==> flow/design.v <==
module booth_sel(
  input [2:0] src,
  output [3:0] sel
);
wire y_add,y,y_sub;
wire sel_negative,sel_double_negative,sel_positive,sel_double_positive;
assign {y_add,y,y_sub} = src;
assign sel_negative =  y_add & (y & ~y_sub | ~y & y_sub);
assign sel_positive = ~y_add & (y & ~y_sub | ~y & y_sub);
assign sel_double_negative =  y_add & ~y & ~y_sub;
assign sel_double_positive = ~y_add &  y &  y_sub;
assign sel={sel_negative,sel_positive,sel_double_negative,sel_double_positive};
endmodule
module booth_result_sel(
  input [3:0] sel,
  input [1:0] src,
  output      p 
);
wire x,x_sub;
wire sel_negative,sel_double_negative,sel_positive,sel_double_positive;
assign {sel_negative,sel_positive,sel_double_negative,sel_double_positive}=sel;
assign {x,x_sub} =src;
assign p = ~(~(sel_negative & ~x) & ~(sel_double_negative & ~x_sub) 
           & ~(sel_positive & x ) & ~(sel_double_positive &  x_sub));
endmodule
module booth_partial
#(
    parameter WIDTH = 34
)
(
  input [2*WIDTH-1:0]  x_src,
  input [2:0] y_src,
  output [2*WIDTH-1:0]   p_result,
  output                cout 
);
wire y_add,y,y_sub;
assign {y_add,y,y_sub} = y_src;
wire [3:0] sel;
wire sel_negative,sel_double_negative,sel_positive,sel_double_positive;
assign {sel_negative,sel_positive,sel_double_negative,sel_double_positive}=sel;
assign cout=sel_negative || sel_double_negative;
booth_sel booth_sel(
    .src    (y_src),
    .sel    (sel)
);
booth_result_sel partial0(.sel (sel), .src ({x_src[0],1'b0}), .p (p_result[0]));
genvar x;
generate for ( x =1;x<WIDTH*2;x=x+1) begin : gen_partial
    booth_result_sel partial(.sel (sel), .src (x_src[x:x-1]), .p (p_result[x]));
end endgenerate
endmodule
module switch_17x68bits(
   input [1155:0] part_group,
      output [1155:0] sw_group
);
wire [67:0] po16,po15,po14,po13,po12,po11,po10,po09,po08,po07,po06,po05,po04,po03,po02,po01,po00;
assign {po16,po15,po14,po13,po12,po11,po10,po09,po08,po07,po06,po05,po04,po03,po02,po01,po00} = part_group;
genvar x;
generate for ( x =0;x<68;x=x+1) begin : gen_switch
    assign sw_group[(x+1)*17-1:x*17] = {po16[x],po15[x],po14[x],po13[x],po12[x],po11[x],po10[x],po09[x],
                                     po08[x],po07[x],po06[x],po05[x],po04[x],po03[x],po02[x],po01[x],po00[x]};
end endgenerate
endmodule
module walloc_17bits(
    input [16:0] src_in,
    input [13:0]  cin,
    output [13:0] cout_group,
    output      cout,s
);
wire [13:0] c;
wire [4:0] first_s;
csa csa0 (.in (src_in[16:14]), .cout (c[4]), .s (first_s[4]) );
csa csa1 (.in (src_in[13:11]), .cout (c[3]), .s (first_s[3]) );
csa csa2 (.in (src_in[10:08]), .cout (c[2]), .s (first_s[2]) );
csa csa3 (.in (src_in[07:05]), .cout (c[1]), .s (first_s[1]) );
csa csa4 (.in (src_in[04:02]), .cout (c[0]), .s (first_s[0]) );
wire [3:0] secnod_s;
csa csa5 (.in ({first_s[4:2]}             ), .cout (c[8]), .s (secnod_s[3]));
csa csa6 (.in ({first_s[1:0],src_in[1]}   ), .cout (c[7]), .s (secnod_s[2]));
csa csa7 (.in ({src_in[0],cin[4:3]}       ), .cout (c[6]), .s (secnod_s[1]));
csa csa8 (.in ({cin[2:0]}                 ), .cout (c[5]), .s (secnod_s[0]));
wire [1:0] thrid_s;
csa csa9 (.in (secnod_s[3:1]          ), .cout (c[10]), .s (thrid_s[1]));
csa csaA (.in ({secnod_s[0],cin[6:5]} ), .cout (c[09]), .s (thrid_s[0]));
wire [1:0] fourth_s;
csa csaB (.in ({thrid_s[1:0],cin[10]} ),  .cout (c[12]), .s (fourth_s[1]));
csa csaC (.in ({cin[9:7]             }),  .cout (c[11]), .s (fourth_s[0]));
wire fifth_s;
csa csaD (.in ({fourth_s[1:0],cin[11]}),  .cout (c[13]), .s (fifth_s));
csa csaE (.in ({fifth_s,cin[13:12]}   ),  .cout (cout),  .s  (s));
assign cout_group = c;
endmodule
module csa(
  input [2:0] in,
  output cout,s
);
wire a,b,cin;
assign a=in[2];
assign b=in[1];
assign cin=in[0];
assign s = a ^ b ^ cin;
assign cout = a & b | b & cin | a & cin;
endmodule
module booth_walloc# (parameter COMPUTER_WIDTH=32,parameter WIDTH =COMPUTER_WIDTH+2)
(
  input               clk           ,
  input               reset         ,
  input  [COMPUTER_WIDTH:0] src1,
  input  [COMPUTER_WIDTH:0] src2,
  input         in_valid,
  output reg    in_ready,
  output reg    out_valid,
  output [COMPUTER_WIDTH*2-1:0] result
);
reg [WIDTH-1:0] multiplier;
reg [WIDTH*2-1:0] multiplicand;
reg first_doing;
wire ready_to_doing;
assign ready_to_doing = in_ready && in_valid;
always@(posedge clk ) begin
      if (reset ) begin
        in_ready <=1'b0;
      end
      else begin
        in_ready<=1'b1;
      end
      if (ready_to_doing) begin
        first_doing<=1'b1;
      end
      else begin
        first_doing <= 1'b0;
      end
      out_valid <= first_doing;
end
always @(posedge clk ) begin
  if (ready_to_doing) begin
    multiplicand <= {{WIDTH{src1[COMPUTER_WIDTH]}},src1};
    multiplier <= {src2[COMPUTER_WIDTH],src2};
  end
end
wire [1155:0] part_group;
wire [16:0]   part_cout;
booth_partial part0 (.x_src (multiplicand), .y_src({multiplier[1:0],1'b0}), 
                        .p_result (part_group[67:0]), .cout(part_cout[0]));
genvar x;
generate for ( x =1;x<17;x=x+1) begin : gen_walloc_partial
booth_partial part (
                    .x_src ({multiplicand[2*WIDTH-1-2*x:0],
                    {2*x{1'b0}}}), 
                    .y_src({multiplier[(x+1)*2-1:x*2-1]}), 
                    .p_result (part_group[(x+1)*68-1:x*68]), .cout(part_cout[x]));
end endgenerate
wire [1155:0] swo_group; 
switch_17x68bits switch (.part_group (part_group), .sw_group (swo_group));
wire [937:0] wt_cout; 
wire [66:0]  wt_c;
wire [67:0]  wt_s;
walloc_17bits walloc00 (.src_in (swo_group[16:0]), .cin({part_cout[13:0]}), 
                    .cout_group (wt_cout[13:0]),  .cout(wt_c[0]), .s (wt_s[0]));
genvar y;
generate for ( y =1;y<67;y=y+1) begin : gen_walloc
walloc_17bits walloc  (.src_in (swo_group[(y+1)*17-1:y*17]), .cin({wt_cout[y*14-1:(y-1)*14]}), 
                    .cout_group (wt_cout[(y+1)*14-1:y*14]),  .cout(wt_c[y]), .s (wt_s[y]));
end endgenerate
walloc_17bits walloc67(.src_in (swo_group[1155:1139]), .cin({wt_cout[937:924]}), 
                    .cout_group (),  .cout(), .s (wt_s[67]));
reg [67:0] wt_s_buf,wt_c_buf;
reg  part_next_highest_bit;
always@(posedge clk ) begin
  if (first_doing) begin
    wt_c_buf <= {wt_c,part_cout[14]};
    wt_s_buf <= {wt_s};
    part_next_highest_bit <= part_cout[15];
  end
end
wire [WIDTH*2-1:0] adder_a;
wire [WIDTH*2-1:0] adder_b;
wire              adder_cin;
wire [WIDTH*2-1:0] adder_result;
wire        adder_cout;
assign adder_a   = wt_c_buf;
assign adder_b   = wt_s_buf;
assign adder_cin = part_next_highest_bit;
assign {adder_cout, adder_result} = adder_a + adder_b + {{WIDTH*2-2{1'b0}},adder_cin};
assign result = adder_result[COMPUTER_WIDTH*2-1:0];
endmodule
Ticket comment

Step by step through the tools: booth_walloc
Each step is given for the RTL above and for the edited RTL.
Lines under "before" count in the file above, lines under "after" in the edited file.
"change": "after" minus "before" as printed here. "relative change": 100 x difference / "before".
Operators: Yosys type, input widths -> output width; for muxes data width and select width s.
Library cell names are shortened.
A cell with - has no value.
- top module: booth_walloc
- clock port: clk
- library: sky130hd
- timing corner: tt_025C_1v80

The edit
Unified diff, file above to edited file.
This change comes from a script, not from a designer. The edited design behaves differently; no optimisation was intended.
begin of diff
@@ -131,6 +131,6 @@
         first_doing <= 1'b0;
       end
-      out_valid <= first_doing;
 end
+always @(*) out_valid = first_doing;
 always @(posedge clk ) begin
   if (ready_to_doing) begin
end of diff

After elaboration
Yosys after proc, flatten, opt, wreduce and memory -nomap, before mapping. Enables and synchronous resets that opt folds into registers are not counted as muxes. Memory bits, and registers merged into a memory's read port (data or address), are not among the register bits. Print and check cells are not counted.
- storage and ports (item ; before ; after ; change ; relative change (%)):
    register bits after elaboration ; 198 ; 197 ; -1 ; -0.51
    input port bits ; 69 ; 69 ; 0 ; 0.00
    output and inout bits ; 66 ; 66 ; 0 ; 0.00
    cells after elaboration ; 15770 ; 15769 ; -1 ; -0.01
- operators by class (item ; before ; after ; change ; relative change (%)):
    add/sub/neg operators ; 2 ; 2 ; 0 ; 0.00
    mux-type cells ; 2 ; 2 ; 0 ; 0.00
    bitwise operators ; 15741 ; 15741 ; 0 ; 0.00
    reduce/logical cells ; 17 ; 17 ; 0 ; 0.00
- operators by type and width (cell ; before ; after ; change ; relative change (%)):
    $and 1x1->1 ; 8186 ; 8186 ; 0 ; 0.00
    $not 1->1 ; 4130 ; 4130 ; 0 ; 0.00
    $or 1x1->1 ; 1718 ; 1718 ; 0 ; 0.00
    $xor 1x1->1 ; 1707 ; 1707 ; 0 ; 0.00
    $logic_or 1x1->1 ; 16 ; 16 ; 0 ; 0.00
    $mux 1 ; 2 ; 2 ; 0 ; 0.00
    $add 64x1->64 ; 1 ; 1 ; 0 ; 0.00
    $add 64x64->64 ; 1 ; 1 ; 0 ; 0.00
    $logic_and 1x1->1 ; 1 ; 1 ; 0 ; 0.00

Logic depth
Depth = most cells in a row (Yosys ltp): at word level without a register or memory, in the mapped netlist without a sequential cell, where the memories' decode and read muxes count.
- depth (item ; before ; after ; change ; relative change (%)):
    depth in word-level cells ; 28 ; 28 ; 0 ; 0.00
    ABC_AREA ; 0 ; 0 ; - ; -
    gate-level depth with buffers ; 21 ; 21 ; 0 ; 0.00
    gate-level depth less buffers ; 20 ; 20 ; 0 ; 0.00

Synthesis result
The flow's flattened synthesis, as Yosys stat reports it; memories are mapped. The netlist is that of the ABC_AREA named above (0 if unset); the other value can give another one.
- mapped netlist (item ; before ; after ; change ; relative change (%)):
    standard cells after synthesis ; 4600 ; 4564 ; -36 ; -0.78
    cell area after synthesis (mm2) ; 0.042208 ; 0.0420015 ; -0.0002065 ; -0.49
    sequential part of the area (mm2) ; 0.0059157 ; 0.0058957 ; -0.0000200 ; -0.34
    flip-flops ; 198 ; 197 ; -1 ; -0.51
    buffers ; 452 ; 441 ; -11 ; -2.43
- cell types (cell ; before ; after ; change ; relative change (%)):
    xor2_1 ; 298 ; 287 ; -11 ; -3.69
    o21a_1 ; 9 ; 20 ; +11 ; +122.22
    xnor2_1 ; 293 ; 301 ; +8 ; +2.73
    a21oi_1 ; 91 ; 84 ; -7 ; -7.69
    nor2b_1 ; 19 ; 26 ; +7 ; +36.84
    o21bai_1 ; 13 ; 6 ; -7 ; -53.85
    clkbuf_1 ; 372 ; 366 ; -6 ; -1.61
    o21ai_1 ; 11 ; 5 ; -6 ; -54.55
    nand4_1 ; 14 ; 9 ; -5 ; -35.71
    nand2b_1 ; 13 ; 18 ; +5 ; +38.46
    inv_1 ; 657 ; 653 ; -4 ; -0.61
    nor2_1 ; 522 ; 526 ; +4 ; +0.77
    nand2_1 ; 142 ; 138 ; -4 ; -2.82
    or2_2 ; 6 ; 2 ; -4 ; -66.67
    and2_1 ; 3 ; 7 ; +4 ; +133.33
    a211oi_1 ; 210 ; 207 ; -3 ; -1.43
    a21o_1 ; 32 ; 29 ; -3 ; -9.38
    nor3_1 ; 12 ; 9 ; -3 ; -25.00
The list need not be complete.
By module: a second synthesis without flattening, with its own total; a netlist apart from the flattened one above.
- unflattened totals (item ; before ; after ; change ; relative change (%)):
    cells (unflattened synthesis) ; 6548 ; 6547 ; -1 ; -0.02
    area total of the unflattened synthesis (mm2) ; 0.0665601 ; 0.0665401 ; -0.0000200 ; -0.03
Each row is one instance without its submodules.
- by module, before (module ; instances ; cells ; area (mm2) ; sequential area (mm2)):
    booth_result_sel ; 1156 ; 3 ; 0.0000238 ; 0
    csa ; 960 ; 1 ; 0.00002 ; 0
    booth_walloc ; 1 ; 760 ; 0.0098632 ; 0.0059157
    switch_17x68bits ; 1 ; 1156 ; 0.0086783 ; 0
    booth_sel ; 17 ; 10 ; 0.0000676 ; 0
    booth_partial ; 17 ; 2 ; 0.00001 ; 0
    walloc_17bits ; 64 ; 0 ; 0 ; 0
- by module, after (module ; instances ; cells ; area (mm2) ; sequential area (mm2)):
    booth_result_sel ; 1156 ; 3 ; 0.0000238 ; 0
    csa ; 960 ; 1 ; 0.00002 ; 0
    booth_walloc ; 1 ; 759 ; 0.0098432 ; 0.0058957
    switch_17x68bits ; 1 ; 1156 ; 0.0086783 ; 0
    booth_sel ; 17 ; 10 ; 0.0000676 ; 0
    booth_partial ; 17 ; 2 ; 0.00001 ; 0
    walloc_17bits ; 64 ; 0 ; 0 ; 0

Worst setup path after synthesis
Path of least setup slack by OpenSTA after synthesis, without wires, with an ideal clock, recovery checks aside; 20% of the period is set as input and as output delay. Where synthesis merged equal registers, the netlist keeps one of their names.
- timing path post-synthesis (item ; before ; after ; change ; relative change (%)):
    kind ; reg-to-reg ; reg-to-reg ; - ; -
    start point ; register multiplier[0] ; register multiplier[0] ; - ; -
    end point ; register (no name shown) ; register (no name shown) ; - ; -
    clock period (ns) ; 7.5 ; 7.5 ; 0.0 ; 0.00
    library setup time (ns) ; 0.279 ; 0.279 ; 0.000 ; -
    launch time at the first pin (ns) ; 0.000 ; 0.000 ; 0.000 ; -
    arrival (ns) ; 7.433 ; 7.456 ; +0.023 ; +0.31
    data required time (ns) ; 7.221 ; 7.221 ; 0.000 ; 0.00
    path slack (ns) ; -0.212 ; -0.236 ; -0.024 ; -
    path delay (ns) ; 7.712 ; 7.735 ; +0.023 ; +0.30
    stages on the path ; 18 ; 18 ; 0 ; 0.00
    path buffers ; 2 ; 2 ; 0 ; 0.00
    period reached after synthesis (ns) ; 7.712 ; 7.736 ; +0.024 ; +0.31
"path delay" is the arrival time less input delay plus setup time.
"stages on the path": output pins that drive a net of the path, with the launching flip-flop's if there is one; two outputs of one cell count as two.
"period reached after synthesis" = period - worst setup slack (recovery checks aside). The figure is calculated, with input and output delays left at 20% of the set period.
Between the ends stands the longest chain of elaborated cells between them, by number of cells; it is not shown to be the way that was timed. Of several equally long chains one is given.
Each line given opens the expression or statement behind the cell; cells for indexed reads and writes are added by Yosys, which also makes memories of some case tables.
Between the ends, post-synthesis, before:
- cell sequence: edfxtp_1 clkbuf_1 nor2b_1 clkbuf_1 mux2i_1 fa_1 fa_1 inv_1 fa_1 inv_1 fa_1 xor2_1 xnor2_1 xnor2_1 xnor2_1 xnor2_1 xnor2_1 xnor2_1
- length of the longest elaborated chain at 21
- elaborated cells on any way between the ends: 127
- those cells by class: 127 x logic
- RTL lines, path post-synthesis, before (item ; RTL line ; source):
    start, declared ; 115 ; reg [WIDTH-1:0] multiplier;
    start, assigned ; 138 ; multiplier <= {src2[COMPUTER_WIDTH],src2};
    $not 1->1 ; 10 ; assign sel_double_negative =  y_add & ~y & ~y_sub;
    $and 1x1->1 ; 10 ;
    $and 1x1->1 ; 23 ; assign p = ~(~(sel_negative & ~x) & ~(sel_double_negative & ~x_sub)
    $not 1->1 ; 23 ;
    $and 1x1->1 (2 in a row) ; 23 ;
    $not 1->1 ; 23 ;
    $and 1x1->1 ; 102 ; assign cout = a & b | b & cin | a & cin;
    $or 1x1->1 (2 in a row) ; 102 ;
    $and 1x1->1 ; 102 ;
    $or 1x1->1 (2 in a row) ; 102 ;
    $and 1x1->1 ; 102 ;
    $or 1x1->1 (2 in a row) ; 102 ;
    $and 1x1->1 ; 102 ;
    $or 1x1->1 (2 in a row) ; 102 ;
    $xor 1x1->1 (2 in a row) ; 101 ; assign s = a ^ b ^ cin;
Between the ends, post-synthesis, after:
- cell sequence: edfxtp_1 clkbuf_1 nor2b_1 clkbuf_1 mux2i_1 fa_1 fa_1 inv_1 fa_1 inv_1 fa_1 xor2_1 xnor2_1 xnor2_1 xnor2_1 xnor2_1 xnor2_1 xnor2_1
- length of the longest elaborated chain at 21
- elaborated cells on any way between the ends: 127
- those cells by class: 127 x logic
- RTL lines, path post-synthesis, after (item ; RTL line ; source):
    start, declared ; 115 ; reg [WIDTH-1:0] multiplier;
    start, assigned ; 138 ; multiplier <= {src2[COMPUTER_WIDTH],src2};
    $not 1->1 ; 10 ; assign sel_double_negative =  y_add & ~y & ~y_sub;
    $and 1x1->1 ; 10 ;
    $and 1x1->1 ; 23 ; assign p = ~(~(sel_negative & ~x) & ~(sel_double_negative & ~x_sub)
    $not 1->1 ; 23 ;
    $and 1x1->1 (2 in a row) ; 23 ;
    $not 1->1 ; 23 ;
    $and 1x1->1 ; 102 ; assign cout = a & b | b & cin | a & cin;
    $or 1x1->1 (2 in a row) ; 102 ;
    $and 1x1->1 ; 102 ;
    $or 1x1->1 (2 in a row) ; 102 ;
    $and 1x1->1 ; 102 ;
    $or 1x1->1 (2 in a row) ; 102 ;
    $and 1x1->1 ; 102 ;
    $or 1x1->1 (2 in a row) ; 102 ;
    $xor 1x1->1 (2 in a row) ; 101 ; assign s = a ^ b ^ cin;

Path in the finished layout
Path of least setup slack in the final report of each run of pair A (OpenROAD, finished layout, wires in). Where an end is a register, its clock arrival counts in the times.
- timing path post-layout (item ; before ; after ; change ; relative change (%)):
    kind ; reg-to-output ; reg-to-output ; - ; -
    start point ; register (no name shown) ; register (no name shown) ; - ; -
    end point ; output port result[62] ; output port result[60] ; - ; -
    clock period (ns) ; 6.67 ; 6.67 ; 0.00 ; 0.00
    output delay (ns) ; 1.33 ; 1.33 ; 0.00 ; 0.00
    launch time at the first pin (ns) ; 0.53 ; 0.53 ; 0.00 ; 0.00
    arrival (ns) ; 5.05 ; 4.84 ; -0.21 ; -4.16
    data required time (ns) ; 5.34 ; 5.34 ; 0.00 ; 0.00
    path slack (ns) ; 0.28 ; 0.50 ; +0.22 ; -
    stages on the path ; 16 ; 17 ; +1 ; +6.25
    path buffers ; 2 ; 2 ; 0 ; 0.00
Between the ends stands the longest chain of elaborated cells between them, by number of cells; it is not shown to be the way that was timed. Of several equally long chains one is given.
Between the ends, post-layout, before:
- cell sequence: edfxtp_1 inv_1 fa_1 inv_1 fa_1 a211oi_1 o21ai_2 o2111ai_2 a21boi_2 a211oi_2 buf_4 o31ai_4 a2111oi_2 o41ai_2 xor2_1 clkdlybuf4s50_1
- length of the longest elaborated chain at 2
- elaborated cells on any way between the ends: 2
- source lines of those cells: 1
- those cells by class: 2 x add/sub
- RTL lines, path post-layout, before (item ; RTL line ; source):
    $add 64x64->64 ; 184 ; assign {adder_cout, adder_result} = adder_a + adder_b + {{WIDTH*2-2{1'b0}},adder_cin};
    $add 64x1->64 ; 184 ;
    end, declared ; 113 ; output [COMPUTER_WIDTH*2-1:0] result
Between the ends, post-layout, after:
- cell sequence: edfxtp_1 inv_1 fa_1 inv_1 fa_1 a21oi_1 nand4b_1 a211oi_1 o21ai_1 buf_4 a31oi_2 o31ai_4 o211ai_2 a31o_1 a21o_1 xor2_1 clkdlybuf4s50_1
- length of the longest elaborated chain at 2
- elaborated cells on any way between the ends: 2
- source lines of those cells: 1
- those cells by class: 2 x add/sub
- RTL lines, path post-layout, after (item ; RTL line ; source):
    $add 64x64->64 ; 184 ; assign {adder_cout, adder_result} = adder_a + adder_b + {{WIDTH*2-2{1'b0}},adder_cin};
    $add 64x1->64 ; 184 ;
    end, declared ; 113 ; output [COMPUTER_WIDTH*2-1:0] result

Layout results
Runs of the flow (Yosys, OpenROAD) on both versions; the two runs of a pair have the same settings. The constraints put input and output delay at 20% of the set period each and load the outputs with 0.01 pF.
Settings, pair A:
- period_ns: 6.67
- CAP_MARGIN at 20
- noted CORE_MARGIN: 2
- CORE_UTILIZATION: 40
- SLEW_MARGIN at 20
- measured results, pair A (item ; before ; after ; change ; relative change (%)):
    Yosys chip area after synthesis (mm2) ; 0.042208 ; 0.0420015 ; -0.0002065 ; -0.49
    overall die area (mm2) ; 0.108136 ; 0.10761 ; -0.000526 ; -0.49
    standard-cell area after layout (mm2) ; 0.0461593 ; 0.0456213 ; -0.0005380 ; -1.17
    worst setup slack after layout (ns) ; 0.282 ; 0.498 ; +0.216 ; -
    total power after layout (mW) ; 23.888 ; 23.370 ; -0.518 ; -2.17
    clock period achieved (ns) ; 6.388 ; 6.172 ; -0.216 ; -3.38
Settings, pair B:
- CELL_PAD_IN_SITES_DETAIL_PLACEMENT: 1
- CELL_PAD_IN_SITES_GLOBAL_PLACEMENT: 2
- CORE_UTILIZATION: 52
- CTS_CLUSTER_SIZE at 26
- GPL_ROUTABILITY_DRIVEN at 1
- HOLD_SLACK_MARGIN: 0.02
- MAX_ROUTING_LAYER: met5
- MIN_ROUTING_LAYER: met1
- PLACE_DENSITY at 0.52
- period_ns: 4.97
- CAP_MARGIN at 20
- noted CORE_MARGIN: 2
- SLEW_MARGIN at 20
- measured results, pair B (item ; before ; after ; change ; relative change (%)):
    Yosys chip area after synthesis (mm2) ; 0.042208 ; 0.0420015 ; -0.0002065 ; -0.49
    overall die area (mm2) ; 0.0834632 ; 0.0830621 ; -0.0004011 ; -0.48
    standard-cell area after layout (mm2) ; 0.0544159 ; 0.05477 ; +0.0003541 ; +0.65
    worst setup slack after layout (ns) ; -0.711 ; -1.240 ; -0.529 ; -
    total power after layout (mW) ; 38.705 ; 38.902 ; +0.197 ; +0.51
    clock period achieved (ns) ; 5.681 ; 6.210 ; +0.529 ; +9.31
"clock period achieved": clock period set for the run, less the worst setup slack. It is reckoned from that one timing run; input and output delays stay at 20% of the period that was set.
"total power after layout": no workload was simulated; the value follows from the tool's default switching activity.
